==> flow/design.v <==
`timescale 1ns / 1ps
module JC_block(
    input [15:0] jmp_address_pm,
    input [15:0] current_address,
    input [5:0] op,
    input [1:0] flag_ex,
    input interrupt,
    input clk,
    input reset,
    output [15:0] jmp_loc,
    output pc_mux_sel
    );
    wire JV;
    wire JNV;
    wire JZ;
    wire JNZ;
    wire JMP;
    wire RET;
    wire [1:0] flag_mux_1;
    wire [1:0] flag_mux_2;
    reg [1:0] flag_reg;
    wire [15:0] nxt_address;
    wire [15:0] current_address_mux;
    reg [15:0] current_address_reg;
    wire [15:0] jmp_address_mux;
    reg F1;
    reg F2;
    assign JV =  ~op[5] & op[4] & op[3] & op[2] & ~op[1] & ~op[0] ;  
    assign JNV = ~op[5] & op[4] & op[3] & op[2] & ~op[1] & op[0] ;  
    assign JZ =  ~op[5] & op[4] & op[3] & op[2] & op[1] & ~op[0] ;  
    assign JNZ = ~op[5] & op[4] & op[3] & op[2] & op[1] & op[0] ;  
    assign JMP = ~op[5] & op[4] & op[3] & ~op[2] & ~op[1] & ~op[0] ;
    assign RET = ~op[5] & op[4] & ~op[3] & ~op[2] & ~op[1] & ~op[0] ;
    assign flag_mux_1 = (F2) ? flag_ex : flag_reg ;
    assign flag_mux_2 = (RET) ? flag_reg : flag_ex ;
    assign nxt_address = current_address + 1;
    assign current_address_mux = (interrupt)? nxt_address : current_address_reg ;
    assign jmp_address_mux = (F1) ? 'hf0000 : jmp_address_pm;
    assign jmp_loc = (RET) ? current_address_reg : jmp_address_mux ;
    assign pc_mux_sel = ( JV & flag_mux_2[0] ) | ( ~flag_mux_2[0] & JNV ) | ( JZ & flag_mux_2[1] ) | ( ~flag_mux_2[1] & JNZ ) | JMP | RET | F1 ;
    always @(posedge clk ) begin
        if (reset) begin
            flag_reg <= flag_mux_1 ;
            current_address_reg <= current_address_mux ;
            F1 <= interrupt;
            F2 <= interrupt;  
        end
        else begin
            flag_reg <= 0 ;
            current_address_reg <= 0 ;
            F1 <= 0 ;
            F2 <= 0 ;
        end
    end
endmodule  
`timescale 1ns / 1ps
module stall_control_block(
    input [5:0] op,
    input clk,
    input reset,
    output stall,
    output reg stall_pm
    );
    wire HLT;
    wire ld;
    wire JUMP;
    reg ldD0;
    reg jumpD0;
    reg jumpD1;
    assign HLT = op[0] & (~op[1]) & (~op[2]) & (~op[3]) & op[4] & (~op[5]);
    assign ld  = (~op[0]) & (~op[1]) & op[2] & (~op[3]) & op[4] & (~op[5]) & (~ldD0);
    assign JUMP = op[2] & op[3] & op[4] & (~op[5]) &( ~jumpD1);
    assign stall = HLT | ld | JUMP;
    always @(posedge clk)
    begin
			if(reset)begin
					ldD0 <= ld;
					jumpD0 <= JUMP;
					jumpD1 <= jumpD0;
					stall_pm <= stall;
            end
			else begin
					ldD0 <= 0;
					jumpD0 <= 0;
					jumpD1 <= 0;
					stall_pm <= 0;
			end
     end
endmodule
`timescale 1ns / 1ps
module program_memory_block(
    output [31:0] ins,
    output [15:0] current_address,
    input [15:0] jmp_loc,
    input pc_mux_sel,
    input [31:0] pm_rdata,
    input stall,
    input stall_pm,
    input reset,
    input clk
    );
    wire [31:0] PM_out;
    wire [15:0] hold_address_tmp;
    wire [15:0] next_address_tmp;
    wire [31:0] ins_prv_tmp;
	wire [31:0] ins_pm;
    assign PM_out = pm_rdata;
    reg [15:0] hold_address;
    reg [15:0] next_address;
    wire [15:0] CAJ;
    wire [15:0] CAR; 
    reg [31:0] ins_prv;
    assign CAJ = (stall == 1'b0) ? next_address : hold_address;
    assign CAR = (pc_mux_sel == 1'b0) ? CAJ : jmp_loc;
    assign current_address  = (reset == 1'b0) ? 16'b0 : CAR;
    assign ins_pm = (stall_pm == 1'b0) ? PM_out : ins_prv;
    assign ins = (reset == 1'b0) ? 32'b0 : ins_pm;
    assign hold_address_tmp = (reset == 1'b0) ? 16'b0 : current_address;
    assign next_address_tmp = (reset == 1'b0) ? 16'b0 : current_address + 16'b0000000000000001;
    assign ins_prv_tmp = (reset == 1'b0) ? 32'b0 : ins;
    always @ (posedge clk) begin
    if(reset)
       begin
            hold_address <= hold_address_tmp;
            next_address <= next_address_tmp;
            ins_prv <= ins_prv_tmp;
       end
       else begin
            hold_address <= 0;
            next_address <= 0;
            ins_prv <= 0;
       end
    end
endmodule
`timescale 1ns / 1ps
module Register_Bank_Block(
     input [15:0] ans_ex,
    input [15:0] ans_dm,
    input [15:0] ans_wb,
    input [15:0] imm,
    input [4:0] RA,
    input [4:0] RB,
    input [4:0] RW_dm,
    input [1:0] mux_sel_A,
    input [1:0] mux_sel_B,
    input imm_sel,
    input clk,
    output [15:0] A,
    output [15:0] B
    );
reg [15:0] RegBank [31:0];
reg [15:0] AR;
reg [15:0] BR;
wire [15:0] BI;
always @(posedge clk)
begin  
        AR <= RegBank[RA];
        BR <= RegBank[RB];
        RegBank[RW_dm] <= ans_dm;
end
assign A = (mux_sel_A == 2'b00) ? AR :
    (mux_sel_A == 2'b01) ? ans_ex :
    (mux_sel_A == 2'b10) ? ans_dm :
    (mux_sel_A == 2'b11) ? ans_wb : 0 ;
assign BI = (mux_sel_B == 2'b00) ? BR :
    (mux_sel_B == 2'b01) ? ans_ex :
    (mux_sel_B == 2'b10) ? ans_dm :
    (mux_sel_B == 2'b11) ? ans_wb : 0 ;
assign B = (imm_sel == 1'b0) ? BI : imm ;
endmodule
`timescale 1ns / 1ps
module execution_block(input [15:0] A,
                       input [15:0] B,
                       input [15:0] data_in,
                       input [5:0] op_dec,
                       input clk,
                       input reset,
                       output reg [15:0] ans_ex,
                       output reg [15:0] DM_data,
                       output reg [15:0] data_out,
                       output [1:0] flag_ex);
    wire [15:0] ans_tmp;
    wire [15:0] data_out_buff;
    reg [1:0] flag_prv;
    assign {flag_ex[0], ans_tmp} = (op_dec == 6'b000000) ? A + B :   
                                   (op_dec == 6'b000001) ? A + (~B) + 1 :   
                                   (op_dec == 6'b000010) ? {1'b0, B} :   
                                   (op_dec == 6'b000100) ? {1'b0, A & B} :   
                                   (op_dec == 6'b000101) ? {1'b0, A | B} :   
                                   (op_dec == 6'b000110) ? {1'b0, A ^ B} :   
                                   (op_dec == 6'b000111) ? {1'b0, ~B} :   
                                   (op_dec == 6'b001000) ? A + B :   
                                   (op_dec == 6'b001001) ? A + (~B) + 1 :   
                                   (op_dec == 6'b001010) ? {1'b0, B} :   
                                   (op_dec == 6'b001100) ? {1'b0, A & B} :   
                                   (op_dec == 6'b001101) ? {1'b0, A | B} :   
                                   (op_dec == 6'b001110) ? {1'b0, A ^ B} :   
                                   (op_dec == 6'b001111) ? {1'b0, ~B} :   
                                   (op_dec == 6'b010000) ? {1'b0, ans_ex} :   
                                   (op_dec == 6'b010001) ? {1'b0, ans_ex} :   
                                   (op_dec == 6'b010100) ? {1'b0, A} :   
                                   (op_dec == 6'b010101) ? {1'b0, A} :   
                                   (op_dec == 6'b010110) ? {1'b0, data_in} :   
                                   (op_dec == 6'b010111) ? {1'b0, ans_ex} :   
                                   (op_dec == 6'b011000) ? {1'b0, ans_ex} :   
                                   (op_dec == 6'b011001) ? {1'b0, A << B} :   
                                   (op_dec == 6'b011010) ? {1'b0, A >> B} :   
                                   (op_dec == 6'b011011) ? {1'b0, $signed(A) >>> B} :   
                                   (op_dec == 6'b011100) ? {flag_prv[0], ans_ex} :   
                                   (op_dec == 6'b011101) ? {flag_prv[0], ans_ex} :   
                                   (op_dec == 6'b011110) ? {flag_prv[0], ans_ex} :   
                                   (op_dec == 6'b011111) ? {flag_prv[0], ans_ex} :   
                                   {1'b0, 16'b0};   
    assign data_out_buff = (op_dec == 6'b010111) ? A : 0;   
    assign flag_ex[1] = (op_dec >= 6'b011100) ? flag_prv[1]:
                        (op_dec >= 6'b010000 & op_dec != 6'b010111) ? 0:
                         (ans_ex == 0) ? 1'b1 : 0;
    always @(posedge clk) begin
        if (reset) begin
            ans_ex <= ans_tmp;
            data_out <= data_out_buff;
            DM_data <= B;
            flag_prv <= flag_ex;
        end
        else begin
            ans_ex <= 0;
            data_out <= 0;
            DM_data <= 0;
            flag_prv <= 0;
        end
    end
endmodule  
`timescale 1ns / 1ps
module Data_Memory_Block(
    input [15:0] ans_ex,
    input [15:0] DM_data,
    input mem_rw_ex,
    input mem_en_ex,
    input mem_mux_sel_dm,
    input reset,
    input clk,
    output dm_en,
    output dm_we,
    output [15:0] dm_addr,
    output [15:0] dm_wdata,
    input [15:0] dm_rdata,
    output [15:0] ans_dm
    );
reg [15:0] Ex_out;
wire [15:0] DM_out;
assign dm_en = mem_en_ex;
assign dm_we = mem_rw_ex;
assign dm_addr = ans_ex;
assign dm_wdata = DM_data;
assign DM_out = dm_rdata;
always @(posedge clk)
begin
    if(reset)
       begin
            Ex_out <= ans_ex;
       end
       else begin
            Ex_out <= 0;
       end
end
assign ans_dm = (mem_mux_sel_dm == 1'b0)? Ex_out : DM_out;
endmodule
`timescale 1ns / 1ps
module dc_block(
input [31:0]ins,
input clk,
input reset,
output reg [15:0] imm,
output reg[5:0]op_dec,
output [4:0] RW_dm,
output [1:0] mux_sel_A,
output [1:0] mux_sel_B,
output reg imm_sel,
output reg mem_en_ex,
output reg mem_rw_ex,
output reg mem_mux_sel_dm
    );
wire JMP,Cond_J,LD_fb,Imm,ld,ST;
reg ld_dff,st_dff,lower_dff;
assign JMP = (~ins[31] && ins[30] && ins[29] && ~ins[28] && ~ins[27] && ~ins[26]);
assign Cond_J = (~ins[31] && ins[30] && ins[29] && ins[28]);
assign LD_fb = (~ins[31] && ins[30] && ~ins[29] && ins[28] && ~ins[27] && ~ins[26] && ~ld_dff);
assign Imm = (~ins[31] && ~ins[30] && ins[29]);
assign ld = (~ins[31] && ins[30] && ~ins[29] && ins[28] && ~ins[27] && ~ins[26]);
assign ST = (~ins[31] && ins[30] && ~ins[29] && ins[28] && ~ins[27] && ins[26]);
wire [5:0]op_dec_tmp;
wire [14:0]extendand;
wire [14:0]extend;
assign op_dec_tmp = (reset==0?5'b0:ins[31:26]);
wire JCnor,ld_fb_dff_tmp;
reg ld_fb_dff;
assign JCnor = ~(JMP || Cond_J || ld_dff);
assign ld_fb_dff_tmp  = (reset==0?0:ld_fb_dff);
assign extend = (JCnor==0?15'b0:15'b111111111111111);
assign extendand[0] = (extend[0] && ins[11]);    
assign extendand[1] = (extend[1] && ins[12]); 
assign extendand[2] = (extend[2] && ins[13]); 
assign extendand[3] = (extend[3] && ins[14]); 
assign extendand[4] = (extend[4] && ins[15]); 
assign extendand[5] = (extend[5] && ins[16]); 
assign extendand[6] = (extend[6] && ins[17]); 
assign extendand[7] = (extend[7] && ins[18]); 
assign extendand[8] = (extend[8] && ins[19]); 
assign extendand[9] = (extend[9] && ins[20]); 
assign extendand[10] = (extend[10] && ins[21]); 
assign extendand[11] = (extend[11] && ins[22]); 
assign extendand[12] = (extend[12] && ins[23]); 
assign extendand[13] = (extend[13] && ins[24]); 
assign extendand[14] = (extend[14] && ins[25]); 
wire ldand,ld_dff_tmp,st_dff_tmp,lower_dff_tmp;
assign ldand = (ld && ~ld_dff);
assign ld_dff_tmp = (reset==0?0:ldand);
assign st_dff_tmp = (reset==0?0:ST);
assign lower_dff_tmp = (reset==0?0:ins[26]);
wire loweror,lowerand,ldff1_tmp,ldff2_tmp,ldff3_tmp,ldff4_tmp;
reg ldff_2;
assign loweror = (ld_dff || st_dff);
assign lowerand = (loweror && ~lower_dff);
assign ldff1_tmp = (reset==0?0:lower_dff);
assign ldff2_tmp = (reset==0?0:lowerand);
assign ldff3_tmp = (reset==0?0:loweror);
assign ldff4_tmp = (reset==0?0:ldff_2);
wire immdff_tmp;
assign immdff_tmp = (reset==0?0:Imm);
wire [15:0]immreg_tmp;
assign immreg_tmp = (reset==0?0:ins[15:0]);
reg [4:0]r1,r2,r3,r4,r5,r6;
wire [4:0]r1_tmp,r2_tmp,r3_tmp,r4_tmp,r5_tmp,r6_tmp;
assign r1_tmp = (reset==0?0:extendand[9:5]);
assign r2_tmp = (reset==0?0:extendand[14:10]);
assign r3_tmp = (reset==0?0:r2);
assign r4_tmp = (reset==0?0:r3);
assign r5_tmp = (reset==0?0:r4);
assign r6_tmp = (reset==0?0:extendand[4:0]);
assign RW_dm = r4;
wire comp1,comp2,comp3,comp4,comp5,comp6;
wire a1,a2,a3,a4;
assign comp1 = (r1==r3?1:0);
assign comp2 = (r1==r4?1:0);
assign comp3 = (r5==r1?1:0);
assign comp4 = (r3==r6?1:0);
assign comp5 = (r6==r4?1:0);
assign comp6 = (r5==r6?1:0);
assign a1 = (~comp1 && comp2);
assign a2 = (~comp1 && ~comp2 && comp3);
assign a3 = (~comp4 && comp5);
assign a4 = (~comp4 && ~comp5 && comp6);
wire [1:0]enc1,enc2;
assign enc1 = ((1 && (comp1==0) && (a1==0) && (a2==0))==1?2'b00:
                ((1 && (comp1==1) && (a1==0) && (a2==0))==1?2'b01:
					 ( (1 && (comp1==0 || comp1==1) && (a1==1) && (a2==0))==1?2'b10:2'b11)));
assign enc2 = ((1 && (comp4==0) && (a3==0) && (a4==0))==1?2'b00:
                ((1 && (comp4==1) && (a3==0) && (a4==0))==1?2'b01:
					 ( (1 && (comp4==0 || comp4==1) && (a3==1) && (a4==0))==1?2'b10:2'b11)));
assign mux_sel_A = enc1;
assign mux_sel_B = enc2;
always @(posedge clk)
begin
op_dec <= op_dec_tmp;
ld_fb_dff <= ld_fb_dff_tmp;
ld_dff <= ld_dff_tmp;
st_dff <= st_dff_tmp;
lower_dff <= lower_dff_tmp;
mem_rw_ex <= ldff1_tmp;
ldff_2 <= ldff2_tmp;
mem_mux_sel_dm <= ldff4_tmp;
mem_en_ex <= ldff3_tmp;
imm_sel <= immdff_tmp;
imm <= immreg_tmp;
r1 <= r1_tmp;
r2 <= r2_tmp;
r3 <= r3_tmp;
r4 <= r4_tmp;
r5 <= r5_tmp;
r6 <= r6_tmp;
end
endmodule
`timescale 1ns / 1ps
module write_back_block(
    input [15:0] ans_dm,
    input clk,
    input reset,
    output reg [15:0] ans_wb
    );
    always @(posedge clk)
    begin
       if(reset)
       begin
            ans_wb  <= ans_dm;
       end
       else begin
            ans_wb <= 0;
       end
    end
endmodule
`timescale 1ns / 1ps
module MIPS(
    input [15:0] data_in,
    input clk,
    input interrupt,
    input reset,
    output [15:0] data_out,
    output [15:0] pm_addr,
    input [31:0] pm_rdata,
    output dm_en,
    output dm_we,
    output [15:0] dm_addr,
    output [15:0] dm_wdata,
    input [15:0] dm_rdata
    );
wire [31:0] ins;
wire [15:0] A;
wire [15:0] B;
wire [15:0] Current_Address;
wire [15:0] ans_ex;
wire [15:0] ans_dm;
wire [15:0] ans_wb;
wire [1:0] mux_sel_A;
wire [1:0] mux_sel_B;
wire imm_sel;
assign pm_addr = Current_Address;
wire stall,stall_pm,pc_mux_sel;
wire [15:0] jmp_loc;
wire [1:0] flag_ex;
wire [15:0] DM_data;
wire [15:0] imm;
wire [5:0] op_dec;
wire [4:0] RW_dm;
wire mem_en_ex,mem_rw_ex,mem_mux_sel_dm;
JC_block jc(
    .jmp_address_pm(ins[14:0]),
    .current_address(Current_Address),
    .op(ins[31:26]),
    .flag_ex(flag_ex),
    .interrupt(interrupt),
    .clk(clk),
    .reset(reset),
    .jmp_loc(jmp_loc),
    .pc_mux_sel(pc_mux_sel)
    );
stall_control_block sc(
    .op(ins[31:26]),
    .clk(clk),
    .reset(reset),
    .stall(stall),
    .stall_pm(stall_pm)
    );
program_memory_block pm(
    .ins(ins),
    .current_address(Current_Address),
    .jmp_loc(jmp_loc),
    .pc_mux_sel(pc_mux_sel),
    .pm_rdata(pm_rdata),
    .stall(stall),
    .stall_pm(stall_pm),
    .reset(reset),
    .clk(clk)
    );
Register_Bank_Block reg_bank(
    .ans_ex(ans_ex),
    .ans_dm(ans_dm),
    .ans_wb(ans_wb),
    .imm(imm),
    .RA(ins[20:16]),
    .RB(ins[15:11]),
    .RW_dm(RW_dm),
    .mux_sel_A(mux_sel_A),
    .mux_sel_B(mux_sel_B),
    .imm_sel(imm_sel),
    .clk(clk),
    .A(A),
    .B(B)
    );
execution_block ex(
		.A(A),
		.B(B),
      .data_in(data_in),
      .op_dec(op_dec),
      .clk(clk),
      .reset(reset),
      .ans_ex(ans_ex),
      .DM_data(DM_data),
      .data_out(data_out),
      .flag_ex(flag_ex)
		);
Data_Memory_Block dm(
	 .ans_ex(ans_ex),
    .DM_data(DM_data),
    .mem_rw_ex(mem_rw_ex),
    .mem_en_ex(mem_en_ex),
    .mem_mux_sel_dm(mem_mux_sel_dm),
    .reset(reset),
    .clk(clk),
    .dm_en(dm_en),
    .dm_we(dm_we),
    .dm_addr(dm_addr),
    .dm_wdata(dm_wdata),
    .dm_rdata(dm_rdata),
    .ans_dm(ans_dm)
    );
dc_block dc(
	 .ins(ins),
    .clk(clk),
	 .reset(reset),
    .imm(imm),
    .op_dec(op_dec),
    .RW_dm(RW_dm),
    .mux_sel_A(mux_sel_A),
    .mux_sel_B(mux_sel_B),
    .imm_sel(imm_sel),
    .mem_en_ex(mem_en_ex),
    .mem_rw_ex(mem_rw_ex),
    .mem_mux_sel_dm(mem_mux_sel_dm)
    );
write_back_block wb(
    .ans_dm(ans_dm),
    .clk(clk),
    .reset(reset),
    .ans_wb(ans_wb)
    );
endmodule
From RTL to reports: MIPS --
What the tools print for MIPS, step after step. Lines are those of the file above, counted from 1. Cell names lack the library's common part. Not given: --
Inputs: top module MIPS, clock clk, standard-cell library sky130hd, library corner tt_025C_1v80

After elaboration --
Counts by Yosys on the flattened word-level netlist (proc, flatten, opt, wreduce; memories kept). Print and check cells are left out. Memory sizes are those after Yosys's memory passes, which may raise the word count (mostly to a power of two), join words into wider ones and drop unused or constant bits.
Storage and ports: register bits after elaboration 229, bits in latches 0, bits in writable memories 512, ROM bits 0, word width x clocked read ports 32, memories kept 1, output and inout bits 66, cells after elaboration 287
Operators by class: $add $sub $neg 5, multipliers 0, div/mod/pow operators 0, order comparisons 2, eq/ne operators 54, shift operators 3, multiplexer cells 62, bitwise operators 69, reductions and logical operators 59
Memory list:
- reg_bank.RegBank | depth 32, width 16, rd ports 2, wr ports 1, RTL line 151 | reg [15:0] RegBank [31:0];
Operators by type and width (count):
- two-way mux 17 bit | 28
- two-way mux 16 bit | 14
- logical AND 32 x 1 -> 1 bit with constant A | 4
- inequality test 21 x 1 -> 1 bit with constant B | 4
- == test 6 x 5 -> 1 bit with constant B | 14
- two-way mux 32 bit | 2
- logical AND 1 bit | 46
- == test 6 x 4 -> 1 bit with constant B | 7
- bitwise AND 1 bit | 36
- inequality test 18 x 1 -> 1 bit with constant B | 2
- adder 16 x 1 -> 16 bit with constant B | 2
- inequality test 15 x 1 -> 1 bit with constant B | 2
- == test 5 bit | 6
- two-way mux 15 bit | 2
- == test 6 x 3 -> 1 bit with constant B | 4
- inverter 1 bit | 20
- adder 16 x 16 -> 17 bit | 1
- adder 16 x 17 -> 17 bit | 1
- inverter 16 -> 17 bit | 1
- adder 17 x 1 -> 17 bit with constant B | 1
- bitwise AND 16 bit | 1
- bitwise OR 16 bit | 1
- bitwise XOR 16 bit | 1
- << shifter 16 x 16 -> 16 bit | 1
- >> shifter 16 x 16 -> 16 bit | 1
- >>> shifter 16 x 16 -> 16 bit | 1
- inverter 16 bit | 1
- logical NOT 16 bit | 1
Other operator kinds: 15; their cells: 49.

Depth --
Depth = most cells in a row (Yosys ltp): at word level without a register or memory, in the mapped netlist without a sequential cell, where the memories' decode and read muxes count.
Depth: depth in word-level cells 54, ABC_AREA 1, gate-level depth with buffers 46, mapped depth without buffers 41

After synthesis --
Source: synth_stat.txt of the flow (Yosys; design flattened, memories mapped). It holds for the ABC_AREA given above (unset counts as 0); a run with the other value may have another netlist. Totals and module areas in this step are rounded.
Mapped netlist: cell count 4885, cell area after synthesis 41000 um^2, mapped flip-flops 750, buffer cells 328
Cell types:
- edfxtp_1 | count 512, area in all 1.54E+04 um^2
- dfxtp_1 | count 238, area in all 4764.57 um^2
- o21ai_0 | count 664, area in all 3.32E+03 um^2
- nor2_1 | count 847, area in all 3.18E+03 um^2
- nand2_1 | count 752, area in all 2.82E+03 um^2
- o221ai_1 | count 230, area in all 2.01E+03 um^2
- inv_1 | count 381, area in all 1.43E+03 um^2
- nand3_1 | count 274, area in all 1.37E+03 um^2
- clkbuf_1 | count 266, area in all 998.458 um^2
- ha_1 | count 49, area in all 613.088 um^2
- a31oi_1 | count 66, area in all 412.896 um^2
- xor2_1 | count 47, area in all 411.645 um^2
- a21oi_1 | count 82, area in all 410.394 um^2
- nand4_1 | count 60, area in all 375.36 um^2
- o211ai_1 | count 44, area in all 330.317 um^2
- o22ai_1 | count 36, area in all 225.216 um^2
- buf_2 | count 35, area in all 175.168 um^2
- nand2_4 | count 13, area in all 146.39 um^2
Other cell types: 45; their cells: 289.

Timing after synthesis --
Path of least setup slack by OpenSTA after synthesis, without wires, with an ideal clock, recovery checks aside; 20% of the period is set as input and as output delay. Where synthesis merged equal registers, the netlist keeps one of their names.
Timing path after synthesis: kind input to output, from in dm_rdata[2], to out pm_addr[15], period 12.0 ns, arrival 6.567 ns, data required time 9.600 ns, setup slack 3.033 ns, delay of the path 4.167 ns, driving pins on the path 30, buffers on the path 4, synthesis period reached 8.967 ns
"delay of the path" is the arrival time less input delay plus setup time. At an output port there is no setup time. "driving pins on the path": output pins that drive a net of the path, with the launching flip-flop's if there is one; two outputs of one cell count as two. "synthesis period reached" is the clock period less the worst setup slack; recovery checks do not enter. This is arithmetic on one report: input and output delays are still those of the set period (20% each). Between the ends stands the longest chain of elaborated cells between them, by number of cells; it is not shown to be the way that was timed. Of several equally long chains one is given. A line is the first line of the expression or statement that the cell stems from. Yosys adds cells for indexed reads and writes and turns some case tables into memories.
Between the ends, after synthesis: cells stage by stage inv_1 -> nand2_1 -> o21ai_0 -> inv_1 -> a22oi_1 -> nand3_1 -> nand2_1 -> o21ai_0 -> inv_1 -> buf_4 -> clkbuf_1 -> ha_1 -> buf_2 -> o31ai_1 -> nand2_1 -> nand2_1 -> a21oi_1 -> o21ai_2 -> nand3_1 -> nand2_1 -> nand2_1 -> o2111ai_1 -> inv_2 -> nand2_1 -> nand2_1 -> nand3_1 -> nand3_2 -> buf_4 -> a211o_1 -> a21oi_1, cells in the longest elaborated chain 28, elaborated cells on any way between the ends 33, those cells by class add/sub (3); mux (20); logic (10)
Ends and longest elaborated chain, after synthesis:
- start, declared | RTL line 414 | input [15:0] dm_rdata
- two-way mux 16 bit | RTL line 266 | assign ans_dm = (mem_mux_sel_dm == 1'b0)? Ex_out : DM_out;
- two-way mux 16 bit | RTL line 167 | (mux_sel_B == 2'b10) ? ans_dm :
- two-way mux 16 bit | RTL line 166 | (mux_sel_B == 2'b01) ? ans_ex :
- two-way mux 16 bit | RTL line 165 | assign BI = (mux_sel_B == 2'b00) ? BR :
- two-way mux 16 bit | RTL line 169 | assign B = (imm_sel == 1'b0) ? BI : imm ;
- inverter 16 -> 17 bit | RTL line 193 | (op_dec == 6'b001001) ? A + (~B) + 1 :
- adder 16 x 17 -> 17 bit | RTL line 193
- (+9 left out)
- two-way mux 17 bit | RTL line 185 | assign {flag_ex[0], ans_tmp} = (op_dec == 6'b000000) ? A + B :
- two-way mux 2 bit | RTL line 35 | assign flag_mux_2 = (RET) ? flag_reg : flag_ex ;
- inverter 1 bit | RTL line 40 | assign pc_mux_sel = ( JV & flag_mux_2[0] ) | ( ~flag_mux_2[0] & JNV ) | ( JZ & flag_mux_2[1] ) | ( ~flag_mux_2 ...
- bitwise AND 1 bit | RTL line 40
- bitwise OR 1 bit (6 in a row) | RTL line 40
- two-way mux 16 bit | RTL line 114 | assign CAR = (pc_mux_sel == 1'b0) ? CAJ : jmp_loc;
- two-way mux 16 bit | RTL line 115 | assign current_address  = (reset == 1'b0) ? 16'b0 : CAR;
- end, declared | RTL line 408 | output [15:0] pm_addr,
Nets of the timed path that keep an RTL name, with a line that drives or declares them; the list need not be complete.
Named nets, after synthesis (RTL line):
- ans_dm[2] | 266

Worst path after layout --
Path of least setup slack in the final report of flow run 1 (OpenROAD, finished layout, wires in). Where an end is a register, its clock arrival counts in the times.
Timing path post-layout: kind input to output, from in dm_rdata[2], to out pm_addr[15], period 15.0 ns, arrival 8.52 ns, data required time 12.00 ns, setup slack 3.48 ns, driving pins on the path 32, buffers on the path 5
Between the ends stands the longest chain of elaborated cells between them, by number of cells; it is not shown to be the way that was timed. Of several equally long chains one is given.
Between the ends, post-layout: cells stage by stage clkdlybuf4s50_1 -> inv_1 -> nand2_1 -> o21ai_4 -> clkinvlp_4 -> a22oi_1 -> nand3_1 -> nand2_1 -> o21ai_2 -> buf_6 -> inv_1 -> buf_12 -> ha_2 -> a21oi_1 -> o21bai_1 -> a21oi_1 -> o21ai_1 -> nand2_1 -> nand2_1 -> nand3_1 -> nand2_1 -> o21ai_1 -> inv_1 -> o2111ai_1 -> inv_2 -> nand2_1 -> nand4_1 -> buf_4 -> nand3_4 -> a211o_1 -> a21oi_2 -> clkdlybuf4s50_1, cells in the longest elaborated chain 28, elaborated cells on any way between the ends 33, those cells by class add/sub (3); mux (20); logic (10)
Ends and longest elaborated chain, post-layout:
- start, declared | RTL line 414 | input [15:0] dm_rdata
- two-way mux 16 bit | RTL line 266 | assign ans_dm = (mem_mux_sel_dm == 1'b0)? Ex_out : DM_out;
- two-way mux 16 bit | RTL line 167 | (mux_sel_B == 2'b10) ? ans_dm :
- two-way mux 16 bit | RTL line 166 | (mux_sel_B == 2'b01) ? ans_ex :
- two-way mux 16 bit | RTL line 165 | assign BI = (mux_sel_B == 2'b00) ? BR :
- two-way mux 16 bit | RTL line 169 | assign B = (imm_sel == 1'b0) ? BI : imm ;
- inverter 16 -> 17 bit | RTL line 193 | (op_dec == 6'b001001) ? A + (~B) + 1 :
- adder 16 x 17 -> 17 bit | RTL line 193
- (+9 left out)
- two-way mux 17 bit | RTL line 185 | assign {flag_ex[0], ans_tmp} = (op_dec == 6'b000000) ? A + B :
- two-way mux 2 bit | RTL line 35 | assign flag_mux_2 = (RET) ? flag_reg : flag_ex ;
- inverter 1 bit | RTL line 40 | assign pc_mux_sel = ( JV & flag_mux_2[0] ) | ( ~flag_mux_2[0] & JNV ) | ( JZ & flag_mux_2[1] ) | ( ~flag_mux_2 ...
- bitwise AND 1 bit | RTL line 40
- bitwise OR 1 bit (6 in a row) | RTL line 40
- two-way mux 16 bit | RTL line 114 | assign CAR = (pc_mux_sel == 1'b0) ? CAJ : jmp_loc;
- two-way mux 16 bit | RTL line 115 | assign current_address  = (reset == 1'b0) ? 16'b0 : CAR;
- end, declared | RTL line 408 | output [15:0] pm_addr,
Nets of the timed path that keep an RTL name, with a line that drives or declares them; the list need not be complete.
Named nets, post-layout (RTL line):
- ans_dm[2] | 266

Subject: flow runs of MIPS

Hi,

Settings and measured results of 6 stored flow runs for module MIPS (sky130hd), not sorted in any way. The constraints put input and output delay at 20% of the set period each and load the outputs with 0.01 pF.
By "achieved clock period" is meant the clock period of the run minus its worst setup slack. This is arithmetic on one report: input and output delays are still those of the set period (20% each).
"worst setup path time" is the time allowed to the run's worst setup path (the clock period less input and output delay, where it has them) less its slack. Clock arrival times count: a late capture clock shortens it, a late launch clock lengthens it.
"power" rests on the timing tool's default activity at the inputs, not on a simulated workload.
The measured numbers are rounded.
[flow run 1] settings: ABC_AREA=1, CORE_MARGIN=7, CORE_UTILIZATION=35, GPL_ROUTABILITY_DRIVEN=0, PLACE_DENSITY=0.7, SETUP_SLACK_MARGIN=3.14, period_ns=15.0, CAP_MARGIN=20, SLEW_MARGIN=20
[flow run 1] result: chip area after synthesis (Yosys) 41000 um^2, die area 130000 um^2, standard-cell area of the final layout 46000 um^2, utilization 40 %, worst setup slack after layout 3.5 ns, worst hold slack 0.41 ns, power 6200 uW, achieved clock period 11.518 ns, worst setup path time 5.52 ns, worst setup path kind input to output
[flow run 2] settings: CORE_MARGIN=3, CORE_UTILIZATION=26, CTS_CLUSTER_DIAMETER=322, GPL_ROUTABILITY_DRIVEN=0, MAX_ROUTING_LAYER=met4, PLACE_DENSITY_LB_ADDON=0.0, SLEW_MARGIN=15, period_ns=9.61, CAP_MARGIN=20
[flow run 2] result: chip area after synthesis (Yosys) 40000 um^2, die area 160000 um^2, standard-cell area of the final layout 48000 um^2, utilization 31 %, worst setup slack after layout 0.26 ns, worst hold slack 0.42 ns, power 11000 uW, achieved clock period 9.353 ns, worst setup path time 5.51 ns, worst setup path kind input to output
[flow run 3] settings: CAP_MARGIN=40, CELL_PAD_IN_SITES_DETAIL_PLACEMENT=1, CELL_PAD_IN_SITES_GLOBAL_PLACEMENT=2, CORE_MARGIN=10, CORE_UTILIZATION=22, CTS_CLUSTER_DIAMETER=205, GPL_ROUTABILITY_DRIVEN=1, GPL_TIMING_DRIVEN=1, PLACE_DENSITY=0.92, SETUP_SLACK_MARGIN=-0.53, period_ns=11.7, SLEW_MARGIN=20
[flow run 3] result: chip area after synthesis (Yosys) 40000 um^2, die area 200000 um^2, standard-cell area of the final layout 49000 um^2, utilization 27 %, worst setup slack after layout 0.32 ns, worst hold slack 0.43 ns, power 8100 uW, achieved clock period 11.376 ns, worst setup path time 6.70 ns, worst setup path kind input to output
[flow run 4] settings: ABC_AREA=1, CAP_MARGIN=35, CELL_PAD_IN_SITES_DETAIL_PLACEMENT=1, CELL_PAD_IN_SITES_GLOBAL_PLACEMENT=3, CORE_ASPECT_RATIO=1.71, CORE_MARGIN=10, CORE_UTILIZATION=23, CTS_CLUSTER_DIAMETER=205, GPL_ROUTABILITY_DRIVEN=1, GPL_TIMING_DRIVEN=1, HOLD_SLACK_MARGIN=-0.01, MAX_ROUTING_LAYER=met4, MIN_ROUTING_LAYER=met2, TNS_END_PERCENT=70, period_ns=11.7, SLEW_MARGIN=20
[flow run 4] result: did not finish, routing stopped with DRT-0255
[flow run 5] settings: CELL_PAD_IN_SITES_DETAIL_PLACEMENT=2, CORE_MARGIN=10, CTS_CLUSTER_DIAMETER=391, CTS_CLUSTER_SIZE=52, GPL_ROUTABILITY_DRIVEN=0, MAX_ROUTING_LAYER=met4, MIN_ROUTING_LAYER=met2, PLACE_DENSITY_LB_ADDON=0.13, SETUP_SLACK_MARGIN=0.2, period_ns=12.0, CAP_MARGIN=20, CORE_UTILIZATION=40, SLEW_MARGIN=20
[flow run 5] result: did not finish, routing stopped with GRT-0116
[flow run 6] settings: ABC_AREA=0, CAP_MARGIN=30, CELL_PAD_IN_SITES_DETAIL_PLACEMENT=2, CORE_MARGIN=4, CTS_CLUSTER_DIAMETER=391, CTS_CLUSTER_SIZE=52, GPL_ROUTABILITY_DRIVEN=0, GPL_TIMING_DRIVEN=0, MAX_ROUTING_LAYER=met4, MIN_ROUTING_LAYER=met2, PLACE_DENSITY_LB_ADDON=0.13, SETUP_SLACK_MARGIN=1.47, period_ns=9.21, CORE_UTILIZATION=40, SLEW_MARGIN=20
[flow run 6] result: did not finish, routing stopped with GRT-0116

Regards
